==> flow/design.v <==
module  CONV(
	input				clk,
	input				rst_n,
	input 				mode,
	input       		in_valid,
	output reg			out_valid,
	output 		[13:0] 	AWADDR,
	output		 [7:0] 	AWLEN,
	output 				AWVALID,
	input 				AWREADY,
	output reg  [31:0]	WDATA,
	output 				WVALID,
	input 				WREADY,
	output 		[13:0] 	ARADDR,
	output 		 [7:0] 	ARLEN,
	output 				ARVALID,
	input 				ARREADY,
	input		[31:0] 	RDATA,
	input 				RVALID,
	output reg			RREADY
);
localparam WEIGHT1 	= 20'hABC2E;
localparam WEIGHT2 	= 20'hB52E2;
localparam WEIGHT3 	= 20'hAF5C4;
localparam WEIGHT4 	= 20'hE5518;
localparam WEIGHT5 	= 20'h71650;
localparam WEIGHT6 	= 20'hA938B;
localparam WEIGHT7 	= 20'h5251F;
localparam WEIGHT8 	= 20'h7DFC0;
localparam WEIGHT9 	= 20'hEB885;
localparam BIAS 	= 16'h1310;
localparam IDLE 	= 4'd0;
localparam CONV_K1 	= 4'd1;
localparam CONV_K2 	= 4'd2;
localparam CONV_K3 	= 4'd3;
localparam CONV_K4 	= 4'd4;
localparam CONV_K5 	= 4'd5;
localparam CONV_K6 	= 4'd6;
localparam CONV_K7 	= 4'd7;
localparam CONV_K8 	= 4'd8;
localparam CONV_K9 	= 4'd9;
localparam RELU 	= 4'd10;
localparam MUL 		= 4'd11;
localparam READ 	= 4'd12;
localparam WRITE_L0 = 4'd13;
localparam POOL 	= 4'd14;
localparam WRITE_L1 = 4'd15;
reg  		 [3:0] 	state_r, state_w, state_tmp;
reg  		 [5:0]	cnt_x, cnt_y;
reg					mode_;
wire 			 	is_up, is_down, is_left, is_right;
wire 				skip_mul;
wire 		[11:0] 	P1, P2, P3, P4, P5, P6, P7, P8, P9;
wire 		[15:0]  data_in;
wire 		[19:0] 	weight;
reg  signed	[35:0] 	product;
reg 				mul_fin;
reg  signed [36:0]	conv_result;
wire 		[31:0]	relu_result;
reg 		[31:0] 	max_pool_result;
wire 				update_mp_result;
assign is_up 	= (cnt_y == 6'd0  || (cnt_y == 6'd1  && mode_));
assign is_down 	= (cnt_y == 6'd63 || (cnt_y == 6'd62 && mode_));
assign is_left 	= (cnt_x == 6'd0  || (cnt_x == 6'd1  && mode_));
assign is_right = (cnt_x == 6'd63 || (cnt_x == 6'd62 && mode_));
assign skip_mul   = (state_tmp == CONV_K1 && (is_up || is_left)) 	||
					(state_tmp == CONV_K2 && (is_up))				||
					(state_tmp == CONV_K3 && (is_up || is_right)) 	||
					(state_tmp == CONV_K4 && (is_left))				||
					(state_tmp == CONV_K6 && (is_right)) 			||
					(state_tmp == CONV_K7 && (is_down || is_left)) 	||
					(state_tmp == CONV_K8 && (is_down)) 			||
					(state_tmp == CONV_K9 && (is_down || is_right));
assign P1 = (mode_ == 1'b0) ? {cnt_y, cnt_x} - 7'd65 : {cnt_y, cnt_x} - 8'd130;
assign P2 = (mode_ == 1'b0) ? {cnt_y, cnt_x} - 7'd64 : {cnt_y, cnt_x} - 8'd128;
assign P3 = (mode_ == 1'b0) ? {cnt_y, cnt_x} - 6'd63 : {cnt_y, cnt_x} - 7'd126;
assign P4 = (mode_ == 1'b0) ? {cnt_y, cnt_x} - 1'd1  : {cnt_y, cnt_x} - 2'd2  ;
assign P5 = (mode_ == 1'b0) ? {cnt_y, cnt_x}		 : {cnt_y, cnt_x}         ;
assign P6 = (mode_ == 1'b0) ? {cnt_y, cnt_x} + 1'd1	 : {cnt_y, cnt_x} + 2'd2  ;
assign P7 = (mode_ == 1'b0) ? {cnt_y, cnt_x} + 6'd63 : {cnt_y, cnt_x} + 7'd126;
assign P8 = (mode_ == 1'b0) ? {cnt_y, cnt_x} + 7'd64 : {cnt_y, cnt_x} + 8'd128;
assign P9 = (mode_ == 1'b0) ? {cnt_y, cnt_x} + 7'd65 : {cnt_y, cnt_x} + 8'd130;
assign data_in = RDATA[31:16];
assign weight = (state_tmp == CONV_K1) ? WEIGHT1 :
				(state_tmp == CONV_K2) ? WEIGHT2 :
				(state_tmp == CONV_K3) ? WEIGHT3 :
				(state_tmp == CONV_K4) ? WEIGHT4 :
				(state_tmp == CONV_K5) ? WEIGHT5 :
				(state_tmp == CONV_K6) ? WEIGHT6 :
				(state_tmp == CONV_K7) ? WEIGHT7 :
				(state_tmp == CONV_K8) ? WEIGHT8 :
				(state_tmp == CONV_K9) ? WEIGHT9 : 20'd0;
assign ARADDR = (state_tmp == CONV_K1) ? P1 :
				(state_tmp == CONV_K2) ? P2 :
				(state_tmp == CONV_K3) ? P3 :
				(state_tmp == CONV_K4) ? P4 :
				(state_tmp == CONV_K5) ? P5 :
				(state_tmp == CONV_K6) ? P6 :
				(state_tmp == CONV_K7) ? P7 :
				(state_tmp == CONV_K8) ? P8 :
				(state_tmp == CONV_K9) ? P9 : 14'd0;
assign ARLEN = 8'd0;
assign ARVALID = (state_r == READ) && (~skip_mul) && (state_tmp != RELU);
assign AWADDR = (state_r == POOL) ? {4'b1000, cnt_y[5:1], cnt_x[5:1]} : {1'b1, cnt_y, cnt_x};
assign AWLEN = 8'd0;
assign AWVALID = (state_r == RELU || state_r == POOL);
assign WVALID = (state_r == WRITE_L0 || state_r == WRITE_L1);
assign relu_result = (conv_result[36]) ? 32'd0 : conv_result[31:0];
assign update_mp_result = ((WDATA > max_pool_result) && WVALID);
always @(*) begin
	case(state_r)
		IDLE: 		state_w = (in_valid) ? READ : IDLE;
		READ: 		state_w = (ARREADY && ~skip_mul) ? state_tmp : READ;
		CONV_K1: 	state_w = (skip_mul) ? READ : ((RVALID) ? MUL : CONV_K1); 
		CONV_K2: 	state_w = (skip_mul) ? READ : ((RVALID) ? MUL : CONV_K2);
		CONV_K3: 	state_w = (skip_mul) ? READ : ((RVALID) ? MUL : CONV_K3);
		CONV_K4: 	state_w = (skip_mul) ? READ : ((RVALID) ? MUL : CONV_K4);
		CONV_K5: 	state_w = (skip_mul) ? READ : ((RVALID) ? MUL : CONV_K5);
		CONV_K6: 	state_w = (skip_mul) ? READ : ((RVALID) ? MUL : CONV_K6);
		CONV_K7: 	state_w = (skip_mul) ? READ : ((RVALID) ? MUL : CONV_K7);
		CONV_K8: 	state_w = (skip_mul) ? READ : ((RVALID) ? MUL : CONV_K8);
		CONV_K9: 	state_w = (skip_mul) ? RELU : ((RVALID) ? MUL : CONV_K9);
		MUL: 		state_w = (state_tmp == CONV_K9) ? RELU : READ;
		RELU: 		state_w = (AWREADY) ? WRITE_L0 : RELU;
		WRITE_L0: 	state_w = (WREADY) ? ((cnt_x[0] && cnt_y[0]) ? POOL : READ) : WRITE_L0;
		POOL: 		state_w = (AWREADY) ? WRITE_L1 : POOL;
		WRITE_L1: 	state_w = (WREADY) ? ((cnt_x[5:1] == 5'd31 && cnt_y[5:1] == 5'd31) ? IDLE : READ) : WRITE_L1;
	endcase
end
always @(posedge clk or negedge rst_n) begin
	if (!rst_n)	state_r <= IDLE;
	else 		state_r <= state_w;
end
always @(posedge clk or negedge rst_n) begin
	if (!rst_n)								state_tmp <= CONV_K1;
	else if (state_r == RELU)				state_tmp <= CONV_K1;
	else if (state_r == MUL) 				state_tmp <= state_tmp + 4'd1;
	else if (state_r == READ && skip_mul) 	state_tmp <= state_tmp + 4'd1;
end
always @(posedge clk or negedge rst_n) begin
	if (!rst_n)	begin
		cnt_x <= 6'd0;
		cnt_y <= 6'd0;
	end
	else if (state_r == WRITE_L0 && WREADY) begin
		cnt_x <= {cnt_x[5:1], cnt_x[0] + 1'd1};
		cnt_y <= (cnt_x[0]) ? {cnt_y[5:1], cnt_y[0] + 1'd1} : cnt_y;
	end
	else if (state_r == WRITE_L1 && WREADY) begin
		cnt_x <= {cnt_x[5:1] + 5'd1, cnt_x[0]};
		cnt_y <= (cnt_x[5:1] == 5'd31) ? {cnt_y[5:1] + 1'd1, cnt_y[0]} : cnt_y;
	end
end
always @(posedge clk or negedge rst_n) begin
	if (!rst_n)			RREADY <= 1'b0;
	else if (ARVALID)	RREADY <= 1'b1;
	else if (RVALID) 	RREADY <= 1'b0;
end
always @(posedge clk or negedge rst_n) begin
	if (!rst_n)					product <= 36'd0;
	else if (state_w == MUL)	product <= $signed(data_in) * $signed(weight);
end
always @(posedge clk or negedge rst_n) begin
	if (!rst_n)					mul_fin <= 1'b0;
	else if (state_w == MUL) 	mul_fin <= 1'b1;
	else 						mul_fin <= 1'b0;
end
always @(posedge clk or negedge rst_n) begin
	if (!rst_n)					conv_result <= BIAS;
	else if (WVALID && WREADY) 	conv_result <= BIAS;
	else if (mul_fin) 			conv_result <= conv_result + product;
end
always @(posedge clk or negedge rst_n) begin
	if (!rst_n)								max_pool_result <= 32'd0;
	else if (state_r == WRITE_L1 && WREADY) max_pool_result <= 32'd0;
	else if (update_mp_result) 				max_pool_result <= WDATA;
end
always @(posedge clk or negedge rst_n) begin
	if (!rst_n)						WDATA <= 32'd0;
	else if (state_w == WRITE_L0)	WDATA <= relu_result;
	else if (state_w == WRITE_L1)	WDATA <= max_pool_result;
	else 							WDATA <= WDATA;
end
always @(posedge clk or negedge rst_n) begin
	if (!rst_n)							out_valid <= 1'b0;
	else if (WREADY && state_w == IDLE) out_valid <= 1'b1;
	else 								out_valid <= 1'b0;
end
always @(posedge clk or negedge rst_n) begin
	if (!rst_n)			mode_ <= 1'b0;
	else if (in_valid) 	mode_ <= mode;
	else 				mode_ <= mode_;
end
endmodule
* Reports on CONV *
What the tools print for CONV, step after step.
Lines are those of the file above, counted from 1.
Operators: Yosys type, input widths -> output width; for muxes data width and select width s.
Cell names lack the library's common part.
Not given: n/a

set-up
  top module = CONV
  clock = clk
  cell library = sky130hd
  timing corner = tt_025C_1v80

* Word level *
Source: Yosys, flattened and elaborated, memories not mapped. Widths are those after wreduce. Registers that Yosys merges into a memory's read port (data or address) are not register bits. Print and check cells do not count. Equal cells are merged and count once.

cells by class
  bitwise operators = 2
  reductions and logical operators = 52
  order comparisons = 1
  multiply operators = 1
  multiplexer cells = 74
  equality and inequality tests = 36
  $add $sub $neg = 22

operator list
  cell                   count
  $mul 16x20->36         1
  $mux 12                17
  $mux 20                9
  $mux 32                5
  $mux 4                 21
  $mux 37                2
  $pmux 4 s16            1
  $eq 4x4->1 const B     13
  $add 37x36->37         1
  $add 12x7->12 const B  3
  $sub 12x7->12 const B  3
  $gt 32x32->1           1
  $eq 4x3->1 const B     8
  $add 12x8->12 const B  2
  $sub 12x8->12 const B  2
  $eq 6x6->1 const B     4
  $logic_and 1x1->1      23
  $mux 6                 3
  $logic_or 1x1->1       17
  $eq 4x2->1 const B     4
  $mux 14                1
  $add 12x1->12 const B  1
  $sub 12x1->12 const B  1
  $add 12x2->12 const B  1
  $sub 12x2->12 const B  1
  $add 12x6->12 const B  1
  $sub 12x6->12 const B  1
  $eq 6x1->1 const B     2

Other operator kinds: 16; their cells: 39.

word-level totals
  register bits after elaboration = 161
  bits of input ports = 40
  output and inout port bits = 81

* Logic depth *
Yosys ltp: most cells in a row. Word level: on the elaborated netlist, between registers, memories and ports. Mapped: between sequential cells and ports; inverters and the memories' decode and read muxes count.

depth
  depth after elaboration = 19
  ABC_AREA = 0
  mapped depth = 33
  depth with buffers taken out = 31

* Netlist *
The flow's flattened synthesis, as Yosys stat reports it; memories are mapped. The netlist is that of the ABC_AREA named above (0 if unset); the other value can give another one.

synthesis totals
  flip-flop cells = 161
  chip area (Yosys) = 24168.2 um^2
  buffers = 161
  cell count = 2882

cells by type
  type      count  area in all (um^2)
  fa_1      319    6.39E+03
  dfrtp_1   156    3.9E+03
  ha_1      179    2.24E+03
  inv_1     474    1.78E+03
  a21oi_1   227    1136.09
  nand2_1   295    1.11E+03
  and2_1    149    932.144
  o21ai_0   172    860.826
  nor2_1    157    589.315
  xnor2_1   65     569.296
  clkbuf_1  100    375.36
  nand3_1   65     325.312
  xor2_1    33     289.027
  a21o_1    35     262.752
  nor3b_1   32     240.23
  mux2i_1   22     220.211
  buf_4     25     187.68
  nor3_1    31     155.149

Other cell types: 62; their cells: 346.

* Worst setup path after synthesis *
Source: OpenSTA report_checks on the synthesized netlist (no wires, ideal clock, input and output delay 20% of the period each), path of least setup slack; recovery checks are left aside. Register names are those of the netlist, which keeps one name where synthesis merged equal registers.

timing post-synthesis
  path type = register -> register
  start = register state_tmp[0]
  end = register (no name shown)
  time at the first pin = 0.000 ns
  library setup time = 0.083 ns
  driving pins on the path = 27
  clock period = 8.0 ns
  data required time = 7.917 ns
  arrival time = 7.715 ns
  path delay = 7.798 ns
  slack = 0.203 ns
  synthesis period reached = 7.797 ns

"path delay" = arrival - input delay + setup time.
"driving pins on the path": output pins that drive a net of the path, with the launching flip-flop's if there is one; two outputs of one cell count as two.
"synthesis period reached" is the clock period less the worst setup slack; recovery checks do not enter. This is arithmetic on one report: input and output delays are still those of the set period (20% each).
Between the ends stands the longest chain of elaborated cells between them, by number of cells; it is not shown to be the way that was timed. Of several equally long chains one is given.
Each line given opens the expression or statement behind the cell; cells for indexed reads and writes are added by Yosys, which also makes memories of some case tables.
A register here has more assigning lines than the two given.

between the ends, post-synthesis
  cells stage by stage = dfstp_2 ha_1 clkbuf_1 clkbuf_1 nand2b_1 a222oi_1 clkbuf_1 nand2_1 fa_1 inv_1 fa_1 fa_1 fa_1 fa_1 inv_1 fa_1 inv_1 ha_1 a21oi_1 o21ai_0 or3_1 nor3_1 o21ai_0 a221oi_1 a21oi_1 xnor2_1 o21ai_0
  cells in the longest elaborated chain = 14
  elaborated cells on any way between the ends = 49
  those cells by class = mul (1); eq/ne (10); mux (21); logic (1); reduce/logical (16)

ends and longest elaborated chain, post-synthesis
  element                        line  source
  start, declared                48    reg [3:0] state_r, state_w, state_tmp;
  start, assigned                137   else if (state_r == MUL) state_tmp <= state_tmp + 4'd1;
  start, assigned                138   else if (state_r == READ && skip_mul) state_tmp <= state_tmp + 4'd1;
  $eq 4x1->1                     66    assign skip_mul = (state_tmp == CONV_K1 && (is_up || is_left)) ||
  $logic_and 1x1->1              66
  $logic_or 1x1->1 (7 in a row)  66
  $not 1->1                      113   READ: state_w = (ARREADY && ~skip_mul) ? state_tmp : READ;
  $logic_and 1x1->1              113
  $mux 4                         113
  $pmux 4 s16                    111   case(state_r)
  $eq 4x4->1                     161
  end, assigned                  160
  end, assigned                  161
  end, declared                  56

* Timing after layout *
Path of least setup slack in the final report of flow run A (OpenROAD, finished layout, wires in). Where an end is a register, its clock arrival counts in the times.

timing post-layout
  path type = input -> register
  start = input port RDATA[21]
  end = register (no name shown)
  clock period = 7.8 ns
  library setup time = 0.11 ns
  time at the first pin = 1.56 ns
  arrival time = 7.92 ns
  external input delay = 1.56 ns
  driving pins on the path = 23
  slack = 0.21 ns
  data required time = 8.13 ns

Between the ends stands the longest chain of elaborated cells between them, by number of cells; it is not shown to be the way that was timed. Of several equally long chains one is given.

between the ends, post-layout
  cells stage by stage = clkdlybuf4s50_1 buf_4 buf_4 and2_1 fa_1 inv_1 fa_1 fa_1 inv_1 fa_1 fa_1 inv_1 fa_1 inv_1 ha_1 and4_2 a221o_1 a41o_1 a31oi_2 o21bai_1 a21oi_2 xnor2_1 mux2_1
  cells in the longest elaborated chain = 1
  elaborated cells on any way between the ends = 1
  source lines of those cells = 1
  those cells by class = mul (1)

ends and longest elaborated chain, post-layout
  element          line  source
  start, declared  18    input [31:0] RDATA,
  $mul 16x20->36   161
  end, assigned    160
  end, assigned    161
  end, declared    56

FLOW RESULTS
============

Below are 4 stored runs of the flow (Yosys, OpenROAD; platform sky130hd) on CONV, each with its settings and what was measured, unordered. Constraints: input delay and output delay 20% of the set period each, output load 0.01 pF.
"worst setup path time (ns)": the worst setup path's part of the clock period (all of it between registers, 20% less for each end at a port) less its slack. A launch clock that arrives late makes it longer, a capture clock that arrives late makes it shorter.

settings of flow run A
{
  "period_ns": 7.8,
  "CAP_MARGIN": 20,
  "CORE_MARGIN": 2,
  "CORE_UTILIZATION": 40,
  "SLEW_MARGIN": 20
}
report of flow run A
yosys chip area after synthesis (um^2): 24168.2
finish__design__die__area: 62402.5
finish__design__instance__area__stdcell: 28159.5
finish__design__instance__utilization: 0.4692
finish__timing__setup__ws: 0.207
finish__timing__hold__ws: 0.483
worst setup path time (ns): 6.03
worst setup path kind: input -> register

settings of flow run B
{
  "CELL_PAD_IN_SITES_DETAIL_PLACEMENT": 2,
  "CELL_PAD_IN_SITES_GLOBAL_PLACEMENT": 1,
  "CORE_UTILIZATION": 71,
  "CTS_CLUSTER_SIZE": 28,
  "GPL_ROUTABILITY_DRIVEN": 0,
  "HOLD_SLACK_MARGIN": 0.25,
  "MAX_ROUTING_LAYER": "met4",
  "SLEW_MARGIN": 15,
  "TNS_END_PERCENT": 90,
  "period_ns": 4.84,
  "CAP_MARGIN": 20,
  "CORE_MARGIN": 2
}
report of flow run B: did not finish, place, GPL-0301

settings of flow run C
{
  "HOLD_SLACK_MARGIN": 0.25,
  "MAX_ROUTING_LAYER": "met5",
  "TNS_END_PERCENT": 60,
  "period_ns": 4.31,
  "CAP_MARGIN": 20,
  "CORE_MARGIN": 2,
  "CORE_UTILIZATION": 40,
  "SLEW_MARGIN": 20
}
report of flow run C
yosys chip area after synthesis (um^2): 24168.2
finish__design__die__area: 62402.5
finish__design__instance__area__stdcell: 30882.1
finish__design__instance__utilization: 0.5145
finish__timing__setup__ws: -2.904
finish__timing__hold__ws: 0.387
worst setup path time (ns): 7.21
worst setup path kind: register -> register

settings of flow run D
{
  "ABC_AREA": 1,
  "CAP_MARGIN": 15,
  "CELL_PAD_IN_SITES_DETAIL_PLACEMENT": 1,
  "CORE_ASPECT_RATIO": 0.52,
  "CORE_UTILIZATION": 26,
  "CTS_CLUSTER_DIAMETER": 335,
  "GPL_ROUTABILITY_DRIVEN": 1,
  "MAX_ROUTING_LAYER": "met4",
  "MIN_ROUTING_LAYER": "met1",
  "PLACE_DENSITY_LB_ADDON": 0.27,
  "SETUP_SLACK_MARGIN": 0.73,
  "period_ns": 12.4,
  "CORE_MARGIN": 2,
  "SLEW_MARGIN": 20
}
report of flow run D
yosys chip area after synthesis (um^2): 24816.3
finish__design__die__area: 98068.6
finish__design__instance__area__stdcell: 27646.5
finish__design__instance__utilization: 0.2933
finish__timing__setup__ws: 2.355
finish__timing__hold__ws: 0.488
worst setup path time (ns): 10.04
worst setup path kind: register -> register
